==> flow/design.v <==
`timescale 1ns/1ps
module master_ahb(
  input  logic        clk_master,
  input  logic        rst_master,
  input  logic        HREADY,          
  input  logic [31:0] HRDATA,          
  input  logic [31:0] data_top,
  input  logic        write_top,       
  input  logic [3:0]  beat_length,     
  input  logic        enb,             
  input  logic [31:0] addr_top,
  input  logic        wrap_enb,        
  output logic [31:0] HADDR,
  output logic        HWRITE,
  output logic [2:0]  HSIZE,
  output logic [31:0] HWDATA,
  output logic [2:0]  HBURST,
  output logic [1:0]  HTRANS,
  output logic fifo_empty,
  output logic fifo_full
);
  typedef enum logic [2:0] {
    S_IDLE                = 3'b000,
    S_WRITE_ADDR          = 3'b001,
    S_WRITE_DATA          = 3'b010
  } state_t;
  state_t present_state, next_state;
  logic [31:0] addr_internal;
  logic [3:0]  count;         
  logic [3:0]  wr_ptr;
  logic [3:0]  rd_ptr;
  localparam int MEM_DEPTH = 16;
  logic [31:0] mem [0:MEM_DEPTH-1];
  logic next_HWRITE;
  logic [2:0] next_HSIZE;                
  logic [31:0] next_HWDATA;
  logic [2:0] next_HBURST;
  logic [1:0] next_HTRANS;
  logic [4:0] fifo_count;  
  logic push, pop;
  assign push = write_top && (fifo_count < MEM_DEPTH);
  assign pop  = (present_state == S_WRITE_DATA) && HREADY &&
                (HBURST == 3'b011 || HBURST == 3'b000) && (fifo_count > 0);
  assign fifo_empty = (fifo_count == 0);
  assign fifo_full  = (fifo_count >= MEM_DEPTH-1);  
  always_ff @(posedge clk_master or posedge rst_master) begin
    if (rst_master) begin
      wr_ptr        <= 4'd0;
      rd_ptr        <= 4'd0;
      addr_internal <= 32'h0;
      count         <= 4'd0;
      present_state <= S_IDLE;
      HWRITE        <= 1'b0;
      HSIZE         <= 3'b010;
      HWDATA        <= 32'h0;
      HBURST        <= 3'b000;
      HTRANS        <= 2'b00;
      fifo_count    <= 5'd0;
      for (int i = 0; i < MEM_DEPTH; i = i + 1) mem[i] <= 32'h0;
    end else begin
      if (push) begin
        mem[wr_ptr] <= data_top;
        wr_ptr <= wr_ptr + 1'b1;
      end
      if (pop) begin
        rd_ptr <= rd_ptr + 1'b1;
      end
      if (push && !pop)
        fifo_count <= fifo_count + 1'b1;
      else if (pop && !push)
        fifo_count <= fifo_count - 1'b1;
      present_state <= next_state;
      HWRITE <= next_HWRITE;
      HSIZE  <= next_HSIZE;
      HWDATA <= next_HWDATA;
      HBURST <= next_HBURST;
      HTRANS <= next_HTRANS;
      if (present_state == S_IDLE && next_state == S_WRITE_ADDR) begin
        addr_internal <= addr_top;
        count <= 4'd0;
      end
      if (present_state == S_WRITE_DATA && HREADY) begin
        if (HBURST == 3'b011) begin  
          count <= count + 1'b1;
          if (!wrap_enb) begin
            addr_internal <= addr_internal + 32'h4;
          end else begin
            if (addr_internal[3:0] == 4'hC)  
              addr_internal <= addr_internal - 32'hC;  
            else
              addr_internal <= addr_internal + 32'h4;
          end
        end else if (HBURST == 3'b000) begin  
          count <= 4'd0;  
        end
      end
    end
  end
  always_comb begin
    next_state    = present_state;
    next_HWRITE   = 1'b0;
    next_HSIZE    = 3'b010;
    next_HWDATA   = 32'h0;                 
    next_HBURST   = 3'b000;
    next_HTRANS   = 2'b00;
    case (present_state)
      S_IDLE: begin
        if (enb && HREADY && (fifo_count > 0)) begin
          if (beat_length == 1 && !wrap_enb) begin
            next_HWRITE = 1'b1;
            next_HBURST = 3'b000;  
            next_state = S_WRITE_ADDR;
          end else if (beat_length == 4) begin
            next_HWRITE = 1'b1;
            next_HBURST = 3'b011;  
            next_state = S_WRITE_ADDR;
          end
        end
      end
      S_WRITE_ADDR: begin
        next_HWRITE = 1'b1;
        next_HSIZE  = 3'b010;   
        next_HBURST = HBURST;   
        next_HTRANS = 2'b10;    
        next_state = S_WRITE_DATA;
      end
      S_WRITE_DATA: begin
        next_HWRITE = 1'b1;
        next_HSIZE  = 3'b010;
        next_HBURST = HBURST;   
        if (HBURST == 3'b000) begin
          if (fifo_count > 0)
            next_HWDATA = mem[rd_ptr];   
          else
            next_HWDATA = data_top;
          next_HTRANS = 2'b10;
          if (HREADY) next_state = S_IDLE;
        end
        else if (HBURST == 3'b011) begin
          if (fifo_count > 0) begin
            next_HWDATA = mem[rd_ptr];
          end else begin
            next_HWDATA = 32'h0;  
          end
          next_HTRANS = 2'b11;  
          if ((count == 4'd3) && HREADY) next_state = S_IDLE;
        end
      end
      default: next_state = S_IDLE;
    endcase
  end
  assign HADDR = addr_internal;
endmodule
======== Reports on master_ahb ========
Each step is given for the RTL above and for the edited RTL.
Lines under "before" count in the file above, lines under "after" in the edited file.
"difference": "after" minus "before" as printed here. "rel. change": 100 x difference / "before".
Library cell names are shortened.
The mark n/a stands for no value.
inputs
  top module .............................. master_ahb
  clock input ............................. clk_master
  cell library ............................ sky130hd
  library corner .......................... tt_025C_1v80

======== The edit ========
The edit as a unified diff against the file above.
A script made this edit. It changes what the design does and was not meant as an optimisation.
begin of diff
@@ -30,5 +30,5 @@
   logic [3:0]  wr_ptr;
   logic [3:0]  rd_ptr;
-  localparam int MEM_DEPTH = 16;
+  localparam int MEM_DEPTH = 32;
   logic [31:0] mem [0:MEM_DEPTH-1];
   logic next_HWRITE;
end of diff

======== Word-level counts ========
Counts by Yosys on the flattened word-level netlist (proc, flatten, opt, wreduce). Print and check cells are left out. Cells with the same type and inputs are merged into one.
operators by class
  item                           before  after  difference  rel. change (%)
  equality and inequality tests  38      38     0           0.00
  magnitude comparators          3       3      0           0.00
  add/sub/neg operators          7       7      0           0.00
  muxes and demuxes              36      36     0           0.00
  reduce/logical cells           38      38     0           0.00
operator list
  cell                                                                before  after  difference  rel. change (%)
  greater-or-equal comparator 5 x 4 -> 1 bit (second input constant)  1       0      -1          -100.00
  less-than comparator 5 bit (second input constant)                  1       0      -1          -100.00
  greater-or-equal comparator 5 bit (second input constant)           0       1      +1          n/a
  less-than comparator 5 x 6 -> 1 bit (second input constant)         0       1      +1          n/a
Operator kinds equal on both sides are left out: 32.
word-level totals
  item                             before  after  difference  rel. change (%)
  elaborated cells                 148     148    0           0.00
  input bits                       106     106    0           0.00
  output and inout port bits       75      75     0           0.00
  register bits after elaboration  602     602    0           0.00

======== Logic depth ========
Yosys ltp: most cells in a row. Word level: on the elaborated netlist, between registers, memories and ports. Mapped: between sequential cells and ports; inverters and the memories' decode and read muxes count.
depth
  item                          before  after  difference  rel. change (%)
  depth after elaboration       12      12     0           0.00
  ABC_AREA                      0       0      n/a         n/a
  depth in mapped cells         14      13     -1          -7.14
  mapped depth without buffers  12      12     0           0.00

======== After synthesis ========
The flow's flattened synthesis, as Yosys stat reports it; memories are mapped. The netlist is that of the ABC_AREA named above (0 if unset); the other value can give another one.
cells by type
  cell      before  after  difference  rel. change (%)
  buf_1     61      7      -54         -88.52
  buf_2     24      71     +47         +195.83
  o21ai_0   58      93     +35         +60.34
  mux2_2    531     498    -33         -6.21
  a22o_1    44      24     -20         -45.45
  nor2_1    51      35     -16         -31.37
  o221ai_1  24      9      -15         -62.50
  nand3_1   33      46     +13         +39.39
  a32oi_1   14      1      -13         -92.86
  inv_1     10      23     +13         +130.00
  nand4_1   24      35     +11         +45.83
  nor2b_1   21      11     -10         -47.62
  and2_1    16      6      -10         -62.50
  and4_1    3       13     +10         +333.33
  and3b_1   2       12     +10         +500.00
  o21a_1    1       11     +10         +1,000.00
  nand2_1   133     142    +9          +6.77
  a222oi_1  15      24     +9          +60.00
Cell types equal on both sides are left out: 13.
Not every row of either side is listed.
mapped netlist
  item                            before     after      difference  rel. change (%)
  flip-flops                      600        600        0           0.00
  standard cells after synthesis  2,178      2,224      +46         +2.11
  area of sequential cells (mm2)  0.0150157  0.0150157  0.0000000   0.00
  mapped area (mm2)               0.0273387  0.027679   +0.0003403  +1.24
  buffers                         194        193        -1          -0.52

======== Worst setup path after synthesis ========
Path of least setup slack by OpenSTA after synthesis, without wires, with an ideal clock, recovery checks aside; 20% of the period is set as input and as output delay. Where synthesis merged equal registers, the netlist keeps one of their names.
timing path post-synthesis
  item                                 before                  after                   difference  rel. change (%)
  kind                                 register to register    register to register    n/a         n/a
  start point                          register fifo_count[3]  register fifo_count[0]  n/a         n/a
  end point                            register fifo_count[4]  register fifo_count[4]  n/a         n/a
  driving pins on the path             15                      14                      -1          -6.67
  required time (ps)                   4,875                   4,875                   0           0.00
  slack (ps)                           1,971                   2,031                   +60         n/a
  time at the first pin (ps)           0                       0                       0           n/a
  data arrival time (ps)               2,904                   2,844                   -60         -2.07
  clock period (ps)                    5,000                   5,000                   0           0.00
  delay of the path (ps)               3,029                   2,969                   -60         -1.98
  setup time (ps)                      125                     125                     0           n/a
  period reached after synthesis (ps)  3,029                   2,969                   -60         -1.98
"delay of the path" = arrival - input delay + setup time.
"driving pins on the path": output pins that drive a net of the path, with the launching flip-flop's if there is one; two outputs of one cell count as two.
"period reached after synthesis" is the clock period less the worst setup slack; recovery checks do not enter. This is arithmetic on one report: input and output delays are still those of the set period (20% each).
The rows between start and end are the longest chain of elaborated cells between them; the timing report does not say that the signal goes this way. Where chains are equally long, one stands for them.
Each line given opens the expression or statement behind the cell; cells for indexed reads and writes are added by Yosys, which also makes memories of some case tables.
At most two assigning lines are given for a register; there are more.
between the ends, post-synthesis, before
  cell sequence ........................... dfrtp_1 -> or4_1 -> or2_1 -> buf_2 -> and3_1 -> clkbuf_1 -> inv_1 -> ha_1 -> inv_1 -> fa_1 -> a21o_1 -> a21oi_1 -> xnor2_1 -> nor2_1 -> xor2_1
  length of the longest elaborated chain .. 6
RTL lines, path post-synthesis, before
  item                        RTL line  RTL
  start, declared             39        logic [4:0] fifo_count;
  start, assigned             69        fifo_count <= fifo_count + 1'b1;
  start, assigned             71        fifo_count <= fifo_count - 1'b1;
  less-than comparator 5 bit  41        assign push = write_top && (fifo_count < MEM_DEPTH);
  logical AND 1 bit           41
  logical NOT 1 bit           70        else if (pop && !push)
  logical AND 1 bit           70
  two-way mux 5 bit           70
  two-way mux 5 bit           68        if (push && !pop)
  end, assigned               69
  end, assigned               71
  end, declared               39
between the ends, post-synthesis, after
  cell sequence ........................... dfrtp_1 -> or4_4 -> nand2b_4 -> and3_1 -> clkbuf_1 -> inv_1 -> ha_1 -> inv_1 -> fa_1 -> a21o_1 -> a21oi_1 -> xnor2_1 -> nor2_1 -> xnor2_1
  length of the longest elaborated chain .. 6
RTL lines, path post-synthesis, after
  item                                 RTL line  RTL
  start, declared                      39        logic [4:0] fifo_count;
  start, assigned                      69        fifo_count <= fifo_count + 1'b1;
  start, assigned                      71        fifo_count <= fifo_count - 1'b1;
  less-than comparator 5 x 6 -> 1 bit  41        assign push = write_top && (fifo_count < MEM_DEPTH);
  logical AND 1 bit                    41
  logical NOT 1 bit                    70        else if (pop && !push)
  logical AND 1 bit                    70
  two-way mux 5 bit                    70
  two-way mux 5 bit                    68        if (push && !pop)
  end, assigned                        69
  end, assigned                        71
  end, declared                        39

======== Path in the finished layout ========
Path of least setup slack in the final report of the runs of set A (OpenROAD, finished layout, wires in). Where an end is a register, its clock arrival counts in the times.
The path's times are printed in steps of 10 ps; the period is the one set.
timing path after layout
  item                        before                  after                   difference  rel. change (%)
  kind                        register to output      register to output      n/a         n/a
  start point                 register fifo_count[0]  register fifo_count[0]  n/a         n/a
  end point                   output port fifo_empty  output port fifo_empty  n/a         n/a
  output delay (ps)           770                     770                     0           0.00
  required time (ps)          3,070                   3,070                   0           0.00
  clock period (ps)           3,840                   3,840                   0           0.00
  slack (ps)                  350                     270                     -80         n/a
  driving pins on the path    6                       5                       -1          -16.67
  data arrival time (ps)      2,720                   2,800                   +80         +2.94
  time at the first pin (ps)  600                     590                     -10         -1.67
The rows between start and end are the longest chain of elaborated cells between them; the timing report does not say that the signal goes this way. Where chains are equally long, one stands for them.
At most two assigning lines are given for a register; there are more.
between the ends, after layout, before
  cell sequence ........................... dfrtp_1 -> or4_1 -> or2_1 -> buf_4 -> clkinv_2 -> clkdlybuf4s50_1
  length of the longest elaborated chain .. 1
RTL lines, path after layout, before
  item               RTL line  RTL
  start, declared    39        logic [4:0] fifo_count;
  start, assigned    69        fifo_count <= fifo_count + 1'b1;
  start, assigned    71        fifo_count <= fifo_count - 1'b1;
  logical NOT 5 bit  44        assign fifo_empty = (fifo_count == 0);
  end, declared      19        output logic fifo_empty,
between the ends, after layout, after
  cell sequence ........................... dfrtp_1 -> or4_4 -> nand2b_4 -> inv_2 -> clkdlybuf4s50_1
  length of the longest elaborated chain .. 1
RTL lines, path after layout, after
  item               RTL line  RTL
  start, declared    39        logic [4:0] fifo_count;
  start, assigned    69        fifo_count <= fifo_count + 1'b1;
  start, assigned    71        fifo_count <= fifo_count - 1'b1;
  logical NOT 5 bit  44        assign fifo_empty = (fifo_count == 0);
  end, declared      19        output logic fifo_empty,

======== Flow runs ========
Both versions went through the flow (Yosys, OpenROAD) with the same settings in each pair. Constraints: input delay and output delay 20% of the set period each, output load 0.01 pF.
flow settings, set A
  PLACE_DENSITY ........................... 0.6
  period_ns ............................... 3.84
  CAP_MARGIN .............................. 20
  CORE_MARGIN ............................. 2
  CORE_UTILIZATION ........................ 40
  SLEW_MARGIN ............................. 20
final reports, set A
  item                                       before     after      difference  rel. change (%)
  setup slack of the critical path (ps)      350        267        -83         n/a
  clock period reached (ps)                  3,490      3,573      +83         +2.38
  sum of negative setup slack (ps)           0          0          0           n/a
  post-route utilization (%)                 48.1       47.5       -0.6        n/a
  standard-cell area after layout (mm2)      0.0323861  0.0325762  +0.0001901  +0.59
  Yosys chip area after synthesis (mm2)      0.0273387  0.027679   +0.0003403  +1.24
  worst hold slack in the final report (ps)  498        482        -16         n/a
  die area (mm2)                             0.0704531  0.0713184  +0.0008653  +1.23
  power (mW)                                 21.199     25.268     +4.069      +19.19
flow settings, set B
  CORE_UTILIZATION ........................ 66
  CTS_CLUSTER_DIAMETER .................... 159
  GPL_TIMING_DRIVEN ....................... 0
  MAX_ROUTING_LAYER ....................... met4
  MIN_ROUTING_LAYER ....................... met1
  PLACE_DENSITY ........................... 0.68
  TNS_END_PERCENT ......................... 15
  period_ns ............................... 3.96
  CAP_MARGIN .............................. 20
  CORE_MARGIN ............................. 2
  SLEW_MARGIN ............................. 20
final reports, set B
  item                                       before     after      difference  rel. change (%)
  setup slack of the critical path (ps)      -73        281        +354        n/a
  clock period reached (ps)                  4,033      3,679      -354        -8.78
  sum of negative setup slack (ps)           -189       0          +189        n/a
  post-route utilization (%)                 78.2       77.6       -0.6        n/a
  standard-cell area after layout (mm2)      0.0319419  0.0323485  +0.0004066  +1.27
  Yosys chip area after synthesis (mm2)      0.0273387  0.027679   +0.0003403  +1.24
  worst hold slack in the final report (ps)  501        487        -14         n/a
  die area (mm2)                             0.0430666  0.0435912  +0.0005246  +1.22
  power (mW)                                 20.566     25.050     +4.484      +21.80
"clock period reached" means the clock period less the worst setup slack. The figure is calculated, with input and output delays left at 20% of the set period.
"power" is the tool's figure for a default switching activity; nothing was simulated.
